==> flow/design.v <==
module id_decoder(
  instr,
  alu_op,
  imm,
  alu_a_src,
  alu_b_src,
  mem_op,
  branch_op,
  dest_src
);
  parameter INSTR_W = 32;
  parameter ALU_OP_W = (4);
  parameter WORD_W = 32;
  input [INSTR_W - 1:0] instr;
  output reg [ALU_OP_W - 1:0] alu_op;
  output reg [WORD_W - 1:0] imm;
  output reg [(2) - 1:0] alu_a_src;
  output reg [(2) - 1:0] alu_b_src;
  output reg [(4) - 1:0] mem_op;
  output reg branch_op;
  output reg [(2) - 1:0] dest_src;
  wire [6:0] opcode = (instr[6:0]);
  wire [2:0] funct3 = (instr[14:12]);
  wire [6:0] funct7 = (instr[31:25]);
  wire [16:0] opcode_rtype = 
({(instr[31:25]), (instr[14:12]), (instr[6:0])});
  wire [16:0] opcode_itype = 
({7'b0, (instr[14:12]), (instr[6:0])});
  wire [16:0] opcode_stype = 
({7'b0, (instr[14:12]), (instr[6:0])});
  wire [16:0] opcode_btype = 
({7'b0, (instr[14:12]), (instr[6:0])});
  reg [16:0] opcode_complete;
  wire [11:0] itype_imm12 = (instr[31:20]);
  wire [11:0] stype_imm12 = ({instr[31:25], instr[11:7]});
  wire [11:0] btype_imm12 = 
({instr[31], instr[7], instr[30:25], instr[11:8], 1'b0});
  always@(*) begin
    case(opcode)
      (7'b0110011): opcode_complete = opcode_rtype;
      (7'b0010011): opcode_complete = opcode_itype;
      (7'b0000011): opcode_complete = opcode_stype;
      (7'b0100011): opcode_complete = opcode_stype;
      (7'b1100011): opcode_complete = opcode_btype;
      (7'b0110111): opcode_complete = ({10'b0, (7'b0110111)});
      (7'b0010111): opcode_complete = ({10'b0, (7'b0010111)});
      (7'b1101111): opcode_complete = ({10'b0, (7'b1101111)});
      (7'b1100111): opcode_complete = ({10'b0, (7'b1100111)});
      default: opcode_complete = 0;
    endcase
  end
  always@(*) begin
    mem_op = (0);
    branch_op = 0;
    case(opcode)
      (7'b0110011): begin
        imm = {32{1'b0}};
        alu_a_src = (0);
        alu_b_src = (0);
        dest_src = (1);
      end
      (7'b0010011): begin
        imm = $signed(itype_imm12);
        alu_a_src = (0);
        alu_b_src = (1);
        dest_src = (1);
      end
      (7'b0000011): begin
        imm = $signed(itype_imm12);
        alu_a_src = (0);
        alu_b_src = (1);
        dest_src = (2);
        case(funct3)
          (3'b000): mem_op = (6);
          (3'b001): mem_op = (5);
          (3'b010): mem_op = (4);
          (3'b100): mem_op = (7);
          (3'b101): mem_op = (8);
          default: mem_op = (0);
        endcase
      end
      (7'b0100011): begin
        imm = $signed(stype_imm12);
        alu_a_src = (0);
        alu_b_src = (0);
        dest_src = (0);
        case(funct3)
          (3'b000): mem_op = (3);
          (3'b001): mem_op = (2);
          (3'b010): mem_op = (1);
          default: mem_op = (0);
        endcase
      end
      (7'b1100011): begin
        imm = $signed(btype_imm12);
        alu_a_src = (0);
        alu_b_src = (0);
        dest_src = (0);
        branch_op = 1;
      end
      (7'b0110111): begin
        imm = ({instr[31:12], 12'b0});
        alu_a_src = (2);
        alu_b_src = (1);
        dest_src = (1);
      end
      (7'b0010111): begin
        imm = ({instr[31:12], 12'b0});
        alu_a_src = (1);
        alu_b_src = (1);
        dest_src = (1);
      end
      (7'b1101111): begin
        imm = ({instr[31], instr[19:12], instr[20], instr[30:21], 
12'b0});
        alu_a_src = (2);
        alu_b_src = (3);
        dest_src = (0);
        branch_op = 1;
      end
      (7'b1100111): begin
        imm = ($signed(instr[31:20]));
        alu_a_src = (2);
        alu_b_src = (3);
        dest_src = (3);
        branch_op = 1;
      end
      default: begin
        imm = 0;
        alu_a_src = (0);
        alu_b_src = (0);
        dest_src = (0);
      end
    endcase
  end
  always@(*) begin
    case(opcode_complete)
      ({(7'b0000000), (3'b000), (7'b0110011)}), ({7'b0000000, (3'b000), (7'b0010011)}): alu_op = (0);
      ({(7'b0100000), (3'b000), (7'b0110011)}): alu_op = (6);
      ({(7'b0000000), (3'b010), (7'b0110011)}), ({7'b0000000, (3'b010), (7'b0010011)}): alu_op = (4);
      ({(7'b0000000), (3'b010), (7'b0110011)}), ({7'b0000000, (3'b011), (7'b0010011)}): alu_op = (5);
      ({(7'b0000000), (3'b100), (7'b0110011)}), ({7'b0000000, (3'b100), (7'b0010011)}): alu_op = (3);
      ({(7'b0000000), (3'b110), (7'b0110011)}), ({7'b0000000, (3'b110), (7'b0010011)}): alu_op = (2);
      ({(7'b0000000), (3'b111), (7'b0110011)}), ({7'b0000000, (3'b111), (7'b0010011)}): alu_op = (1);
      ({7'h00, (3'b000), (7'b1100011)}): alu_op = (3);
      ({7'h00, (3'b001), (7'b1100011)}): alu_op = (12);
      ({7'h00, (3'b100), (7'b1100011)}): alu_op = (10);
      ({7'h00, (3'b101), (7'b1100011)}): alu_op = (4);
      ({7'h00, (3'b110), (7'b1100011)}): alu_op = (10);
      ({7'h00, (3'b111), (7'b1100011)}): alu_op = (11);
      ({10'b0, (7'b0110111)}): alu_op = (0);
      ({10'b0, (7'b0010111)}): alu_op = (0);
      ({10'b0, (7'b1101111)}): alu_op = (0);
      ({10'b0, (7'b1100111)}): alu_op = (0);
      default: alu_op = (0);
    endcase
  end
endmodule
module alu(
  opp_a,
  opp_b,
  op,
  eval,
  zero
);
  parameter DATA_W = 32;
  localparam ALU_OP_W = (4);
  input [DATA_W - 1:0] opp_a;
  input [DATA_W - 1:0] opp_b;
  input [ALU_OP_W - 1:0] op;
  output reg [DATA_W - 1:0] eval;
  output zero;
  assign zero = (eval == 0);
  always@(*) begin
    case(op)
      (0): eval = opp_a + opp_b;
      (6): eval = opp_a - opp_b;
      (1): eval = opp_a & opp_b;
      (2): eval = opp_a | opp_b;
      (3): eval = opp_a ^ opp_b;
      (4): eval = $signed(opp_a) < $signed(opp_b);
      (5): eval = opp_a < opp_b;
      (10): eval = $signed(opp_a) >= $signed(opp_b);
      (11): eval = opp_a >= opp_b;
      (12): eval = opp_a != opp_b;
      default: eval = 0;
    endcase
  end
endmodule
module register_file(
  clk,
  aresetn,
  rd_reg_a,
  rd_reg_b,
  rd_data_a,
  rd_data_b,
  wr_en,
  wr_reg,
  wr_data
);
  parameter REG_COUNT = 32;
  parameter REG_W = 32;
  parameter REG_IDX_W = $clog2(REG_COUNT);
  input clk;
  input aresetn;
  input [REG_IDX_W - 1:0] rd_reg_a;
  input [REG_IDX_W - 1:0] rd_reg_b;
  output [REG_W - 1:0] rd_data_a;
  output [REG_W - 1:0] rd_data_b;
  input wr_en;
  input [REG_IDX_W - 1:0] wr_reg;
  input [REG_W - 1:0] wr_data;
  reg [REG_W - 1:0] registers [0:REG_COUNT - 1];
  integer i;
  always@(posedge clk) begin
    if(aresetn == 0) begin
      for(i = 0; i < REG_COUNT; i = i + 1) begin
        registers[i] <= 0;
      end
    end else if(wr_en == 1 && wr_reg != 0) begin
      registers[wr_reg] <= wr_data;
    end
  end
  assign rd_data_a = registers[rd_reg_a];
  assign rd_data_b = registers[rd_reg_b];
endmodule
module fe(
  clk,
  clr,
  stall,
  i_branch,
  i_branch_addr,
  o_pc,
  o_instr_req
);
  input clk;
  input clr;
  input stall;
  input i_branch;
  input [32 - 1:0] i_branch_addr;
  output [32 -1:0] o_pc;
  output o_instr_req;
  reg [32 - 1:0] r_pc;
  always@(posedge clk) begin
    if(clr == 1) begin
      r_pc <= 0;
    end else if(stall == 0) begin
      if (i_branch == 1) begin
        r_pc <= i_branch_addr + 32 / 8;
      end else begin
        r_pc <= r_pc + 32 / 8;
      end
    end
  end
  assign o_pc = i_branch ? i_branch_addr : r_pc;
  assign o_instr_req = ~clr;
endmodule
module id(
  clk,
  clr,
  stall,
  rf_reset,
  i_pc,
  i_instr,
  i_ex_alu_eval,
  i_ex_dest_reg,
  i_ex_dest_src,
  i_me_dest_reg,
  i_me_dest_src,
  i_me_dest_data,
  i_wb_dest_en,
  i_wb_dest_reg,
  i_wb_dest_data,
  o_pc,
  o_instr,
  o_alu_op,
  o_alu_data_a,
  o_alu_data_b,
  o_imm,
  o_mem_op,
  o_dest_src,
  o_dest_reg,
  o_branch_op,
  o_mem_hazard
);
  input clk;
  input clr;
  input stall;
  input rf_reset;
  input [32 - 1:0] i_pc;
  input [32 - 1:0] i_instr;
  wire [32 - 1:0] s_instr;
  input [$clog2(32) - 1:0] i_ex_dest_reg;
  input [(2) - 1:0] i_ex_dest_src;
  input [32 - 1:0] i_ex_alu_eval;
  input [$clog2(32) - 1:0] i_me_dest_reg;
  input [(2) - 1:0] i_me_dest_src;
  input [32 - 1:0] i_me_dest_data;
  input i_wb_dest_en;
  input [$clog2(32) - 1:0] i_wb_dest_reg;
  input [32 - 1:0] i_wb_dest_data;
  output [32 - 1:0] o_pc;
  output [32 - 1:0] o_instr;
  reg [32 - 1:0] r_pc;
  reg [32 - 1:0] r_instr;
  output [(4) - 1:0] o_alu_op;
  output reg[32 - 1:0] o_alu_data_a;
  output reg[32 - 1:0] o_alu_data_b;
  output [32 - 1:0] o_imm;
  output [(4) - 1:0] o_mem_op;
  output o_branch_op;
  output [(2) - 1:0] o_dest_src;
  output [$clog2(32) - 1:0] o_dest_reg;
  assign o_dest_reg = (s_instr[11:7]);
  output o_mem_hazard;
  wire [(2) - 1:0] s_alu_src_a;
  wire [(2) - 1:0] s_alu_src_b;
  wire [(4) - 1:0] s_mem_op;
  wire [(2) - 1:0] s_dest_src;
  wire s_branch_op;
  wire [$clog2(32) - 1:0] s_reg_a = (s_instr[19:15]);
  wire [32 - 1:0] s_reg_data_a;
  wire [$clog2(32) - 1:0] s_reg_b = (s_instr[24:20]);
  wire [32 - 1:0] s_reg_data_b;
  reg s_mem_hazard_reg_a;
  reg s_mem_hazard_reg_b;
  reg [32 - 1:0] r_temp_pc;
  reg [32 - 1:0] r_temp_instr;
  reg r_temp_valid;
  always@(posedge clk) begin
    if(clr == 1) begin
      r_pc <= 0;
      r_instr <= 0;
      r_temp_valid <= 0;
    end else begin
      if(r_temp_valid == 0) begin
        r_pc <= i_pc;
        r_instr <= i_instr;
      end
      if(stall == 1) begin
        r_temp_pc <= r_pc;
        r_temp_instr <= r_instr;
      end
      r_temp_valid <= stall;
    end
  end
  assign o_pc = r_temp_valid ? r_temp_pc : r_pc;
  assign o_instr = r_temp_valid ? r_temp_instr : r_instr;
  assign s_instr = o_instr;
  assign o_mem_hazard = s_mem_hazard_reg_a | s_mem_hazard_reg_b;
  assign o_mem_op = stall ? (0) : s_mem_op;
  assign o_dest_src = stall ? (0) : s_dest_src;
  assign o_branch_op = ~stall & s_branch_op;
  id_decoder dec(
    .instr(s_instr),
    .alu_op(o_alu_op),
    .imm(o_imm),
    .mem_op(s_mem_op),
    .alu_a_src(s_alu_src_a),
    .alu_b_src(s_alu_src_b),
    .dest_src(s_dest_src),
    .branch_op(s_branch_op)
  );
  register_file rf(
    .clk(clk),
    .aresetn(rf_reset),
    .rd_reg_a(s_reg_a),
    .rd_reg_b(s_reg_b),
    .rd_data_a(s_reg_data_a),
    .rd_data_b(s_reg_data_b),
    .wr_en(i_wb_dest_en),
    .wr_reg(i_wb_dest_reg),
    .wr_data(i_wb_dest_data)
  );
  function [32 - 1:0] fwd_alu_data;
    input [$clog2(32) - 1:0] reg_num;
    input [32 - 1:0] reg_data;
  begin
    if(reg_num != 0 && reg_num == i_ex_dest_reg &&
      i_ex_dest_src == (1)) begin
      fwd_alu_data = i_ex_alu_eval;
    end else if(reg_num != 0 && reg_num == i_me_dest_reg &&
      i_me_dest_src != (0)) begin
      fwd_alu_data = i_me_dest_data;
    end else if(reg_num != 0 && reg_num == i_wb_dest_reg &&
      i_wb_dest_en == 1) begin
      fwd_alu_data = i_wb_dest_data;
    end else begin
      fwd_alu_data = reg_data;
    end
  end
  endfunction
  function mem_hazard_stall;
    input [$clog2(32) - 1:0] reg_num;
  begin
    if(reg_num != 0 && reg_num == i_ex_dest_reg &&
      i_ex_dest_src == (2)) begin
      mem_hazard_stall = 1;
    end else begin
      mem_hazard_stall = 0;
    end
  end
  endfunction
  always@(*) begin
    s_mem_hazard_reg_a = 0;
    case(s_alu_src_a)
      (0): begin
        o_alu_data_a = fwd_alu_data(s_reg_a, s_reg_data_a);
        s_mem_hazard_reg_a = mem_hazard_stall(s_reg_a);
      end
      (1): o_alu_data_a = r_pc;
      (2): o_alu_data_a = 0;
      default: o_alu_data_a = 0;
    endcase
    s_mem_hazard_reg_b = 0;
    case(s_alu_src_b)
      (0): begin
        o_alu_data_b = fwd_alu_data(s_reg_b, s_reg_data_b);
        s_mem_hazard_reg_b = mem_hazard_stall(s_reg_b);
      end
      (1): o_alu_data_b = o_imm;
      (2): o_alu_data_b = 32 / 8;
      (3): o_alu_data_b = 0;
      default: o_alu_data_b = 0;
    endcase
  end
endmodule
module ex(
  clk,
  clr,
  stall,
  i_pc,
  i_instr,
  i_alu_op,
  i_alu_data_a,
  i_alu_data_b,
  i_imm,
  i_mem_op,
  i_dest_src,
  i_dest_reg,
  i_branch_op,
  o_pc,
  o_instr,
  o_dest_src,
  o_dest_reg,
  o_alu_eval,
  o_mem_op,
  o_mem_req_addr,
  o_mem_req_wr_data,
  o_mem_req_wr_en,
  o_mem_req_count,
  o_branch,
  o_branch_addr
);
  input clk;
  input clr;
  input stall;
  input [32 - 1:0] i_pc;
  input [32 - 1:0] i_instr;
  input [(4) - 1:0] i_alu_op;
  input [32 - 1:0] i_alu_data_a;
  input [32 - 1:0] i_alu_data_b;
  input [32 - 1:0] i_imm;
  input [(4) - 1:0] i_mem_op;
  input [(2) - 1:0] i_dest_src;
  input [$clog2(32) - 1:0] i_dest_reg;
  input i_branch_op;
  reg [32 - 1:0] r_pc;
  reg [32 - 1:0] r_instr;
  reg [(4) - 1:0] r_alu_op;
  reg [32 - 1:0] r_alu_data_a;
  reg [32 - 1:0] r_alu_data_b;
  reg [32 - 1:0] r_imm;
  reg [(4) - 1:0] r_mem_op;
  reg [(2) - 1:0] r_dest_src;
  reg [$clog2(32) - 1:0] r_dest_reg;
  reg r_branch_op;
  wire [32 - 1:0] s_alu_eval;
  wire s_alu_zero;
  output [32 - 1:0] o_pc;
  output [32 - 1:0] o_instr;
  output [(2) - 1:0] o_dest_src;
  output [$clog2(32) - 1:0] o_dest_reg;
  output [32 - 1:0] o_alu_eval;
  output [(4) - 1:0] o_mem_op;
  output [32 - 1:0] o_mem_req_addr;
  output [32 - 1:0] o_mem_req_wr_data;
  output reg o_mem_req_wr_en;
  output reg [(2) - 1:0] o_mem_req_count;
  output o_branch;
  output [32 - 1:0] o_branch_addr;
  assign o_pc = r_pc;
  assign o_instr = r_instr;
  assign o_dest_src = r_dest_src;
  assign o_dest_reg = r_dest_reg;
  assign o_alu_eval = s_alu_eval;
  assign o_mem_op = r_mem_op;
  assign o_branch = s_alu_zero & r_branch_op;
  assign o_branch_addr = r_pc + r_imm;
  always@(posedge clk) begin
    if(clr == 1) begin
      r_pc <= 0;
      r_instr <= 0;
      r_alu_op <= (0);
      r_alu_data_a <= 0;
      r_alu_data_b <= 0;
      r_imm <= 0;
      r_mem_op <= (0);
      r_dest_src <= (0);
      r_dest_reg <= 0;
      r_branch_op <= 0;
    end else if(stall == 0) begin
      r_pc <= i_pc;
      r_instr <= i_instr;
      r_alu_op <= i_alu_op;
      r_mem_op <= i_mem_op;
      r_alu_data_a <= i_alu_data_a;
      r_alu_data_b <= i_alu_data_b;
      r_imm <= i_imm;
      r_dest_src <= i_dest_src;
      r_dest_reg <= i_dest_reg;
      r_branch_op <= i_branch_op;
    end
  end
  alu comp(
    .opp_a(r_alu_data_a),
    .opp_b(r_alu_data_b),
    .op(r_alu_op),
    .eval(s_alu_eval),
    .zero(s_alu_zero)
  );
  assign o_mem_req_addr = r_imm + r_alu_data_a;
  assign o_mem_req_wr_data = r_alu_data_b;
  always@(*) begin
    case(r_mem_op)
      (1): begin
        o_mem_req_count = (3);
        o_mem_req_wr_en = 1;
      end
      (2): begin
        o_mem_req_count = (2);
        o_mem_req_wr_en = 1;
      end
      (3): begin
        o_mem_req_count = (1);
        o_mem_req_wr_en = 1;
      end
      (4): begin
        o_mem_req_count = (3);
        o_mem_req_wr_en = 0;
      end
      (5): begin
        o_mem_req_count = (2);
        o_mem_req_wr_en = 0;
      end
      (6): begin
        o_mem_req_count = (1);
        o_mem_req_wr_en = 0;
      end
      (8): begin
        o_mem_req_count = (2);
        o_mem_req_wr_en = 0;
      end
      (7): begin
        o_mem_req_count = (1);
        o_mem_req_wr_en = 0;
      end
      default: begin
        o_mem_req_count = (0);
        o_mem_req_wr_en = 0;
      end
    endcase
  end
endmodule
module me(
  clk,
  clr,
  stall,
  i_pc,
  i_instr,
  i_dest_src,
  i_dest_reg,
  i_alu_eval,
  i_mem_read,
  i_mem_op,
  o_pc,
  o_instr,
  o_dest_src,
  o_dest_reg,
  o_dest_data
);
  input clk;
  input clr;
  input stall;
  input [32 - 1:0] i_pc;
  input [32 - 1:0] i_instr;
  input [(2) - 1:0] i_dest_src;
  input [$clog2(32) - 1:0] i_dest_reg;
  input [32 - 1:0] i_alu_eval;
  input [32 - 1:0] i_mem_read;
  input [(4) -1:0] i_mem_op;
  reg [32 - 1:0] r_pc;
  reg [32 - 1:0] r_instr;
  reg [(2) - 1:0] r_dest_src;
  reg [$clog2(32) - 1:0] r_dest_reg;
  reg [32 - 1:0] r_alu_eval;
  reg [32 - 1:0] r_mem_read;
  reg [32 - 1:0] s_final_mem_read;
  output [32 - 1:0] o_pc;
  output [32 - 1:0] o_instr;
  output [(2) - 1:0] o_dest_src;
  output [$clog2(32) - 1:0] o_dest_reg;
  output reg [32 - 1:0] o_dest_data;
  assign o_pc = r_pc;
  assign o_instr = r_instr;
  assign o_dest_src = r_dest_src;
  assign o_dest_reg = r_dest_reg;
  always@(posedge clk) begin
    if(clr == 1) begin
      r_pc <= 0;
      r_instr <= 0;
      r_dest_src <= 0;
      r_dest_reg <= 0;
      r_alu_eval <= 0;
      r_mem_read <= 0;
    end else if(stall == 0) begin
      r_pc <= i_pc;
      r_instr <= i_instr;
      r_dest_src <= i_dest_src;
      r_dest_reg <= i_dest_reg;
      r_alu_eval <= i_alu_eval;
      r_mem_read <= i_mem_read;
    end
  end
  always@(*) begin
    if(i_mem_op == (7) || i_mem_op == (8)) begin
      s_final_mem_read = i_mem_read;
    end else begin
      s_final_mem_read = $signed(i_mem_read);
    end
    case(r_dest_src)
      (0): o_dest_data = 0;
      (1): o_dest_data = r_alu_eval;
      (2): o_dest_data = s_final_mem_read;
      (3): o_dest_data = r_pc + 32 / 8;
      default: o_dest_data = 0;
    endcase
  end
endmodule
module wb(
  clk,
  clr,
  i_pc,
  i_instr,
  i_dest_src,
  i_dest_reg,
  i_dest_data,
  o_pc,
  o_instr,
  o_dest_en,
  o_dest_reg,
  o_dest_data
);
  input clk;
  input clr;
  input [32 - 1:0] i_pc;
  input [32 - 1:0] i_instr;
  input [(2) - 1:0] i_dest_src;
  input [$clog2(32) - 1:0] i_dest_reg;
  input [32 - 1:0] i_dest_data;
  reg [32 - 1:0] r_pc;
  reg [32 - 1:0] r_instr;
  reg [(2) - 1:0] r_dest_src;
  reg [$clog2(32) - 1:0] r_dest_reg;
  reg [32 - 1:0] r_dest_data;
  output [32 - 1:0] o_pc;
  output [32 - 1:0] o_instr;
  output o_dest_en;
  output [$clog2(32) - 1:0] o_dest_reg;
  output [32 - 1:0] o_dest_data;
  assign o_pc = r_pc;
  assign o_instr = r_instr;
  assign o_dest_en = r_dest_src != (0);
  assign o_dest_reg = r_dest_reg;
  assign o_dest_data = r_dest_data;
  always@(posedge clk) begin
    if(clr == 1) begin
      r_pc <= 0;
      r_instr <= 0;
      r_dest_src <= (0);
      r_dest_reg <= 0;
      r_dest_data <= 0;
    end else begin
      r_pc <= i_pc;
      r_instr <= i_instr;
      r_dest_src <= i_dest_src;
      r_dest_reg <= i_dest_reg;
      r_dest_data <= i_dest_data;
    end
  end
endmodule
module pipeline(
  clk,
  resetn,
  o_instr_req_addr,
  o_instr_req_en,
  i_instr_res_data,
  o_mem_req_addr,
  o_mem_req_wr_data,
  o_mem_req_wr_en,
  o_mem_req_count,
  i_mem_res_rd_data,
  i_mem_res_code
);
  input clk;
  input resetn;
  output [32 - 1:0] o_instr_req_addr;
  output o_instr_req_en;
  input [32 - 1:0] i_instr_res_data;
  output [32 - 1:0] o_mem_req_addr;
  output [32 - 1:0] o_mem_req_wr_data;
  output o_mem_req_wr_en;
  output [(2) - 1:0] o_mem_req_count;
  input [32 - 1:0] i_mem_res_rd_data;
  input [(3) - 1:0] i_mem_res_code;
  wire fe_clr;
  wire fe_stall;
  wire fe_branch;
  wire [32 - 1:0] fe_branch_addr;
  wire [32 - 1:0] fe_pc;
  wire id_clr;
  wire id_stall;
  wire [32 - 1:0] id_pc;
  wire [32 - 1:0] id_instr;
  wire [(4) - 1:0] id_alu_op;
  wire [32 - 1:0] id_alu_data_a;
  wire [32 - 1:0] id_alu_data_b;
  wire [32 - 1:0] id_imm;
  wire [(4) - 1:0] id_mem_op;
  wire [(2) - 1:0] id_dest_src;
  wire [$clog2(32) - 1:0] id_dest_reg;
  wire id_branch_op;
  wire id_mem_hazard;
  wire ex_clr;
  wire ex_stall;
  wire [32 - 1:0] ex_pc;
  wire [32 - 1:0] ex_instr;
  wire [32 - 1:0] ex_alu_eval;
  wire [(2) - 1:0] ex_dest_src;
  wire [$clog2(32) - 1:0] ex_dest_reg;
  wire [(4) - 1:0] ex_mem_op;
  wire me_clr;
  wire me_stall;
  wire [32 - 1:0] me_pc;
  wire [32 - 1:0] me_instr;
  wire [(2) - 1:0] me_dest_src;
  wire [$clog2(32) - 1:0] me_dest_reg;
  wire [32 - 1:0] me_dest_data;
  wire wb_clr;
  wire wb_stall;
  wire wb_dest_en;
  wire [$clog2(32) - 1:0] wb_dest_reg;
  wire [32 - 1:0] wb_dest_data;
  assign fe_clr = ~resetn;
  assign id_clr = ~resetn | fe_branch;
  assign ex_clr = ~resetn | fe_branch;
  assign me_clr = ~resetn;
  assign wb_clr = ~resetn;
  assign fe_stall = id_mem_hazard;
  assign id_stall = id_mem_hazard;
  assign ex_stall = 0;
  assign me_stall = 0;
  assign wb_stall = 0;
  assign o_instr_req_addr = fe_pc;
  fe p0(
    .clk(clk),
    .clr(fe_clr),
    .stall(fe_stall),
    .i_branch(fe_branch),
    .i_branch_addr(fe_branch_addr),
    .o_pc(fe_pc),
    .o_instr_req(o_instr_req_en)
  );
  reg [32 - 1:0] fe_pc_delay;
  always@(posedge clk) begin
    fe_pc_delay <= fe_pc;
  end
  id p1(
    .clk(clk),
    .clr(id_clr),
    .stall(id_stall),
    .rf_reset(resetn),
    .i_pc(fe_pc_delay),
    .i_instr(i_instr_res_data),
    .i_ex_dest_reg(ex_dest_reg),
    .i_ex_dest_src(ex_dest_src),
    .i_ex_alu_eval(ex_alu_eval),
    .i_me_dest_reg(me_dest_reg),
    .i_me_dest_src(me_dest_src),
    .i_me_dest_data(me_dest_data),
    .i_wb_dest_en(wb_dest_en),
    .i_wb_dest_reg(wb_dest_reg),
    .i_wb_dest_data(wb_dest_data),
    .o_pc(id_pc),
    .o_instr(id_instr),
    .o_alu_op(id_alu_op),
    .o_alu_data_a(id_alu_data_a),
    .o_alu_data_b(id_alu_data_b),
    .o_imm(id_imm),
    .o_mem_op(id_mem_op),
    .o_dest_src(id_dest_src),
    .o_dest_reg(id_dest_reg),
    .o_branch_op(id_branch_op),
    .o_mem_hazard(id_mem_hazard)
  );
  ex p2(
    .clk(clk),
    .clr(ex_clr),
    .stall(ex_stall),
    .i_pc(id_pc),
    .i_instr(id_instr),
    .i_alu_op(id_alu_op),
    .i_alu_data_a(id_alu_data_a),
    .i_alu_data_b(id_alu_data_b),
    .i_imm(id_imm),
    .i_mem_op(id_mem_op),
    .i_dest_src(id_dest_src),
    .i_dest_reg(id_dest_reg),
    .i_branch_op(id_branch_op),
    .o_pc(ex_pc),
    .o_instr(ex_instr),
    .o_dest_src(ex_dest_src),
    .o_dest_reg(ex_dest_reg),
    .o_alu_eval(ex_alu_eval),
    .o_mem_op(ex_mem_op),
    .o_mem_req_addr(o_mem_req_addr),
    .o_mem_req_wr_data(o_mem_req_wr_data),
    .o_mem_req_wr_en(o_mem_req_wr_en),
    .o_mem_req_count(o_mem_req_count),
    .o_branch(fe_branch),
    .o_branch_addr(fe_branch_addr)
  );
  me p3(
    .clk(clk),
    .clr(me_clr),
    .stall(me_stall),
    .i_pc(ex_pc),
    .i_instr(ex_instr),
    .i_dest_src(ex_dest_src),
    .i_dest_reg(ex_dest_reg),
    .i_alu_eval(ex_alu_eval),
    .i_mem_read(i_mem_res_rd_data),
    .i_mem_op(ex_mem_op),
    .o_pc(me_pc),
    .o_instr(me_instr),
    .o_dest_src(me_dest_src),
    .o_dest_reg(me_dest_reg),
    .o_dest_data(me_dest_data)
  );
  wb p4(
    .clk(clk),
    .clr(wb_clr),
    .i_pc(me_pc),
    .i_instr(me_instr),
    .i_dest_src(me_dest_src),
    .i_dest_reg(me_dest_reg),
    .i_dest_data(me_dest_data),
    .o_dest_en(wb_dest_en),
    .o_dest_reg(wb_dest_reg),
    .o_dest_data(wb_dest_data)
  );
endmodule
==> Reports on pipeline <==
Tool output for the design above, in the order of the flow.
Lines are those of the file above, counted from 1.
Library cell names are shortened.
{ "design": {"design": "pipeline", "clock_port": "clk", "library": "sky130hd", "lib_corner": "tt_025C_1v80"} }

==> Elaborated design <==
Source: Yosys, flattened and elaborated, memories not mapped. Widths are those after wreduce. Print and check cells do not count.
Memory sizes are those after Yosys's memory passes, which may raise the word count (mostly to a power of two), join words into wider ones and drop unused or constant bits.
{ "classes": {"n_mul": 0, "reduce_logical": 42, "shift": 0, "n_logic": 10, "addsub": 7, "compare": 4, "eq_ne": 54, "div": 0, "muxes": 36} }
{ "op_table": {"columns": ["operator", "n"], "rows": [
  ["32-bit two-way mux", 12],
  ["32-bit case mux with 10-bit select", 1],
  ["32-bit case mux with 4-bit select", 2],
  ["17-bit by 10-bit == test with 1-bit output with constant B", 10],
  ["32-bit case mux with 5-bit select", 1],
  ["17-bit case mux with 6-bit select", 1],
  ["32-bit by 3-bit adder with 32-bit output with constant B", 3],
  ["32-bit adder", 3],
  ["32-bit >= comparator", 2],
  ["32-bit < comparator", 2],
  ["32-bit case mux with 2-bit select", 1],
  ["17-bit by 9-bit == test with 1-bit output with constant B", 3],
  ["4-bit case mux with 9-bit select", 1],
  ["32-bit subtractor", 1],
  ["32-bit != test", 1],
  ["32-bit bitwise AND", 1],
  ["32-bit bitwise OR", 1],
  ["32-bit bitwise XOR", 1],
  ["32-bit zero test", 1],
  ["5-bit == test", 6],
  ["7-bit by 6-bit == test with 1-bit output with constant B", 3],
  ["7-bit == test with constant B", 3],
  ["4-bit case mux with 5-bit select", 1],
  ["3-bit OR reduction", 6],
  ["17-bit by 16-bit == test with 1-bit output with constant B", 1],
  ["17-bit by 7-bit == test with 1-bit output with constant B", 1],
  ["17-bit by 8-bit == test with 1-bit output with constant B", 1],
  ["1-bit logical AND", 15]
]} }
Other operator kinds: 29; their cells: 68.
{ "bits": {"register_bits": 443, "out_inout_bits": 100, "ramBits": 1024, "word_cells": 177, "memories": 2, "rom_bits": 48, "in_bits": 69, "latch_bits": 0} }
{ "mem_list": {"columns": ["memory", "words", "word_bits", "line", "rtl"], "rows": [
  ["p1.rf.registers", 32, 32, 213, "reg [REG_W - 1:0] registers [0:REG_COUNT - 1];"],
  ["(no name shown)", 16, 3, 535, "case(r_mem_op)"]
]} }

==> Depth <==
Depth = most cells in a row (Yosys ltp): at word level without a register or memory, in the mapped netlist without a sequential cell, where the memories' decode and read muxes count.
{ "logic_depth": {"ltp_word": 10, "abc_area": 0, "mapped_depth": 30, "depth_no_buf": 26} }

==> Mapped cells and area <==
The flow's flattened synthesis, as Yosys stat reports it; memories are mapped. The netlist is that of the ABC_AREA named above (0 if unset); the other value can give another one.
{ "types": {"columns": ["type", "n", "type_area_um2"], "rows": [
  ["edfxtp_1", 1088, 3.27E+04],
  ["dfxtp_1", 388, 7767.45],
  ["and2_1", 1072, 6.71E+03],
  ["mux4_2", 256, 5765.53],
  ["nand2_1", 1515, 5.69E+03],
  ["nand3_1", 832, 4.16E+03],
  ["clkbuf_1", 639, 2398.55],
  ["ha_1", 162, 2.03E+03],
  ["nor2_1", 497, 1.87E+03],
  ["a311oi_1", 168, 1.47E+03],
  ["mux2i_1", 144, 1.44E+03],
  ["a21oi_1", 222, 1.11E+03],
  ["o21ai_0", 216, 1.08E+03],
  ["xnor2_1", 86, 753.222],
  ["o211ai_1", 79, 593.069],
  ["and3_1", 92, 575.552],
  ["a22oi_1", 69, 517.997],
  ["inv_1", 138, 517.997]
]} }
Not listed: further types 82, cells in them 879.
{ "mapped": {"yosys_area_um2": 83667.7, "buf_cells": 729, "ff_cells": 1476, "sequential_area_um2": 40438.8, "mapped_cells": 8542} }
By module: a second synthesis without flattening, with its own total; a netlist apart from the flattened one above.
{ "hier_totals": {"cells_unflattened": 8748, "hier_area_um2": 91860.6} }
Rows give one instance, submodules left out.
{ "by_module": {"columns": ["mod", "area_um2", "instances", "seq_area_um2", "cells"], "rows": [
  ["register_file", 55694.7, 1, 30749.5, 4609],
  ["ex", 9596.7, 1, 3583.4, 1050],
  ["id", 8848.5, 1, 3223.1, 929],
  ["alu", 6242.2, 1, 0.0, 958],
  ["me", 4658.2, 1, 2062.0, 501],
  ["wb", 2813.9, 1, 2062.0, 218],
  ["fe", 2429.8, 1, 640.6, 311],
  ["id_decoder", 922.1, 1, 0.0, 137],
  ["pipeline", 654.4, 1, 640.6, 35]
]} }

==> Path before layout <==
Path of least setup slack by OpenSTA after synthesis, without wires, with an ideal clock, recovery checks aside; 20% of the period is set as input and as output delay. Where synthesis merged equal registers, the netlist keeps one of their names.
{ "synth_timing": {"path_kind": "flip-flop to flip-flop", "from": "register p2.r_alu_data_b[1]", "to": "register p1.r_temp_instr[0]", "path_delay_ps": 6807, "stages": 19, "t_arrival_ps": 6320, "setup_ps": 487, "launch_ps": 0, "period_ps": 10500, "slack_ps": 3693, "t_required_ps": 10013, "n_path_buf": 3, "period_less_setup_slack_ps": 6807} }
"path_delay_ps" = arrival - input delay + setup time.
"stages" counts driving pins, that of a launching flip-flop among them; a cell with two outputs on the path counts twice.
"period_less_setup_slack_ps" = period - worst setup slack (recovery checks aside). The figure is calculated, with input and output delays left at 20% of the set period.
The rows between start and end are the longest chain of elaborated cells between them; the timing report does not say that the signal goes this way. Where chains are equally long, one stands for them.
Each line given opens the expression or statement behind the cell; cells for indexed reads and writes are added by Yosys, which also makes memories of some case tables.
{ "synth_via": {"cell_sequence": "dfxtp_1 > inv_1 > ha_1 > a211oi_1 > or3_1 > a211oi_1 > or3_1 > a21boi_1 > nor3_1 > nor3_1 > o22ai_1 > and3_1 > and4_1 > buf_2 > nand3_1 > nand2_1 > clkbuf_1 > clkbuf_1 > nor2_1", "elab_chain_cells": 7, "cells_between": 16, "classes_between": "2 x add/sub; 4 x compare; 1 x eq/ne; 1 x mux; 6 x logic; 2 x reduce/logical"} }
{ "synth_rtl": {"columns": ["element", "line", "rtl"], "rows": [
  ["start, declared", 472, "reg [32 - 1:0] r_alu_data_b;"],
  ["start, assigned", 506, "r_alu_data_b <= 0;"],
  ["start, assigned", 518, "r_alu_data_b <= i_alu_data_b;"],
  ["32-bit >= comparator", 184, null],
  ["32-bit case mux with 10-bit select", 175, "case(op)"],
  ["32-bit zero test", 173, null],
  ["1-bit bitwise AND", 498, "assign o_branch = s_alu_zero & r_branch_op;"],
  ["1-bit bitwise OR", 765, "assign id_clr = ~resetn | fe_branch;"],
  ["1-bit inverter", null, null],
  ["2-bit AND reduction", null, null],
  ["end, assigned", 342, "r_temp_instr <= r_instr;"],
  ["end, declared", 328, "reg [32 - 1:0] r_temp_instr;"]
]} }

==> Path in the finished layout <==
From the final timing report of entry A: the path of least setup slack in the routed layout; clock arrival at registers is part of the times.
The path's times are printed in steps of 10 ps; the period is the one set.
{ "layout_timing": {"path_kind": "flip-flop to output port", "from": "register p2.r_alu_data_a[1]", "to": "output port o_instr_req_addr[1]", "n_path_buf": 2, "launch_ps": 850, "output_delay_ps": 1960, "t_required_ps": 7830, "t_arrival_ps": 7440, "slack_ps": 400, "period_ps": 9790, "stages": 17} }
The rows between start and end are the longest chain of elaborated cells between them; the timing report does not say that the signal goes this way. Where chains are equally long, one stands for them.
{ "layout_via": {"cell_sequence": "dfxtp_1 > inv_1 > ha_1 > o21bai_1 > o211ai_1 > a31oi_2 > a211oi_2 > o31ai_2 > a21oi_2 > o41ai_1 > o21ai_0 > o41ai_1 > and3_1 > nand3_1 > buf_4 > o21ai_0 > clkdlybuf4s50_1", "elab_chain_cells": 5, "cells_between": 14, "lines_between": 14, "classes_between": "2 x add/sub; 4 x compare; 1 x eq/ne; 2 x mux; 4 x logic; 1 x reduce/logical"} }
{ "layout_rtl": {"columns": ["element", "line", "rtl"], "rows": [
  ["start, declared", 471, "reg [32 - 1:0] r_alu_data_a;"],
  ["start, assigned", 505, "r_alu_data_a <= 0;"],
  ["start, assigned", 517, "r_alu_data_a <= i_alu_data_a;"],
  ["32-bit >= comparator", 184, null],
  ["32-bit case mux with 10-bit select", 175, "case(op)"],
  ["32-bit zero test", 173, null],
  ["1-bit bitwise AND", 498, "assign o_branch = s_alu_zero & r_branch_op;"],
  ["32-bit two-way mux", 255, "assign o_pc = i_branch ? i_branch_addr : r_pc;"],
  ["end, declared", 717, "output [32 - 1:0] o_instr_req_addr;"]
]} }

# Flow runs of pipeline

Stored flow runs of pipeline (4 of them; Yosys, OpenROAD, sky130hd). They differ in their settings and are not a sequence. Constraints: input delay and output delay 20% of the set period each, output load 0.01 pF.
"period_reached_ps": clock period set for the run, less the worst setup slack. It is reckoned from that one timing run; input and output delays stay at 20% of the period that was set.
By "worst_path_ps" is meant the share of the clock period that the worst setup path is allowed (20% is reserved at inputs, 20% at outputs), minus its slack. Clock arrival times at its registers enter into it.
"power_total_mw": no workload was simulated; the value follows from the tool's default switching activity.
"worst_path_ps" is given in steps of 10 ps.
[
  {
    "run": "entry A",
    "settings": { "period_ns": 9.79, "CAP_MARGIN": 20, "CORE_MARGIN": 2, "CORE_UTILIZATION": 40, "SLEW_MARGIN": 20 },
    "results": { "synth_chip_area_um2": 83667.7, "design.die.area_um2": 212844.0, "post_route_stdcell_area_um2": 93721.1, "finalUtil_frac": 0.452, "fin_ws_ps": 397, "final_setup_tns_ps": 0, "fin_hold_ws_ps": 456, "power_total_mw": 15.356, "period_reached_ps": 9393, "worst_path_ps": 7440, "path_kind": "flip-flop to output port" }
  },
  {
    "run": "entry B",
    "settings": { "ABC_AREA": 0, "CAP_MARGIN": 25, "CELL_PAD_IN_SITES_DETAIL_PLACEMENT": 2, "CORE_ASPECT_RATIO": 0.56, "CORE_UTILIZATION": 53, "CTS_CLUSTER_DIAMETER": 384, "GPL_ROUTABILITY_DRIVEN": 0, "SETUP_SLACK_MARGIN": 1.24, "SLEW_MARGIN": 30, "period_ns": 6.57, "CORE_MARGIN": 2 },
    "outcome": "no final report: placement broke off with DPL-0033"
  },
  {
    "run": "entry C",
    "settings": { "ABC_AREA": 0, "CAP_MARGIN": 5, "CELL_PAD_IN_SITES_DETAIL_PLACEMENT": 2, "CELL_PAD_IN_SITES_GLOBAL_PLACEMENT": 1, "CORE_ASPECT_RATIO": 0.6, "CORE_MARGIN": 10, "CORE_UTILIZATION": 49, "CTS_CLUSTER_SIZE": 10, "GPL_ROUTABILITY_DRIVEN": 0, "HOLD_SLACK_MARGIN": -0.1, "MAX_ROUTING_LAYER": "met4", "PLACE_DENSITY_LB_ADDON": 0.21, "SETUP_SLACK_MARGIN": 1.0, "SLEW_MARGIN": 20, "period_ns": 11.5 },
    "outcome": "no final report: routing broke off with ODB-0269"
  },
  {
    "run": "entry D",
    "settings": { "ABC_AREA": 0, "CAP_MARGIN": 5, "CELL_PAD_IN_SITES_DETAIL_PLACEMENT": 2, "CELL_PAD_IN_SITES_GLOBAL_PLACEMENT": 1, "CORE_ASPECT_RATIO": 0.6, "CORE_MARGIN": 10, "CORE_UTILIZATION": 49, "CTS_CLUSTER_SIZE": 19, "HOLD_SLACK_MARGIN": -0.1, "MAX_ROUTING_LAYER": "met4", "PLACE_DENSITY_LB_ADDON": 0.21, "SETUP_SLACK_MARGIN": 1.0, "SLEW_MARGIN": 30, "period_ns": 11.5 },
    "outcome": "no final report: routing broke off with ODB-0269"
  }
]
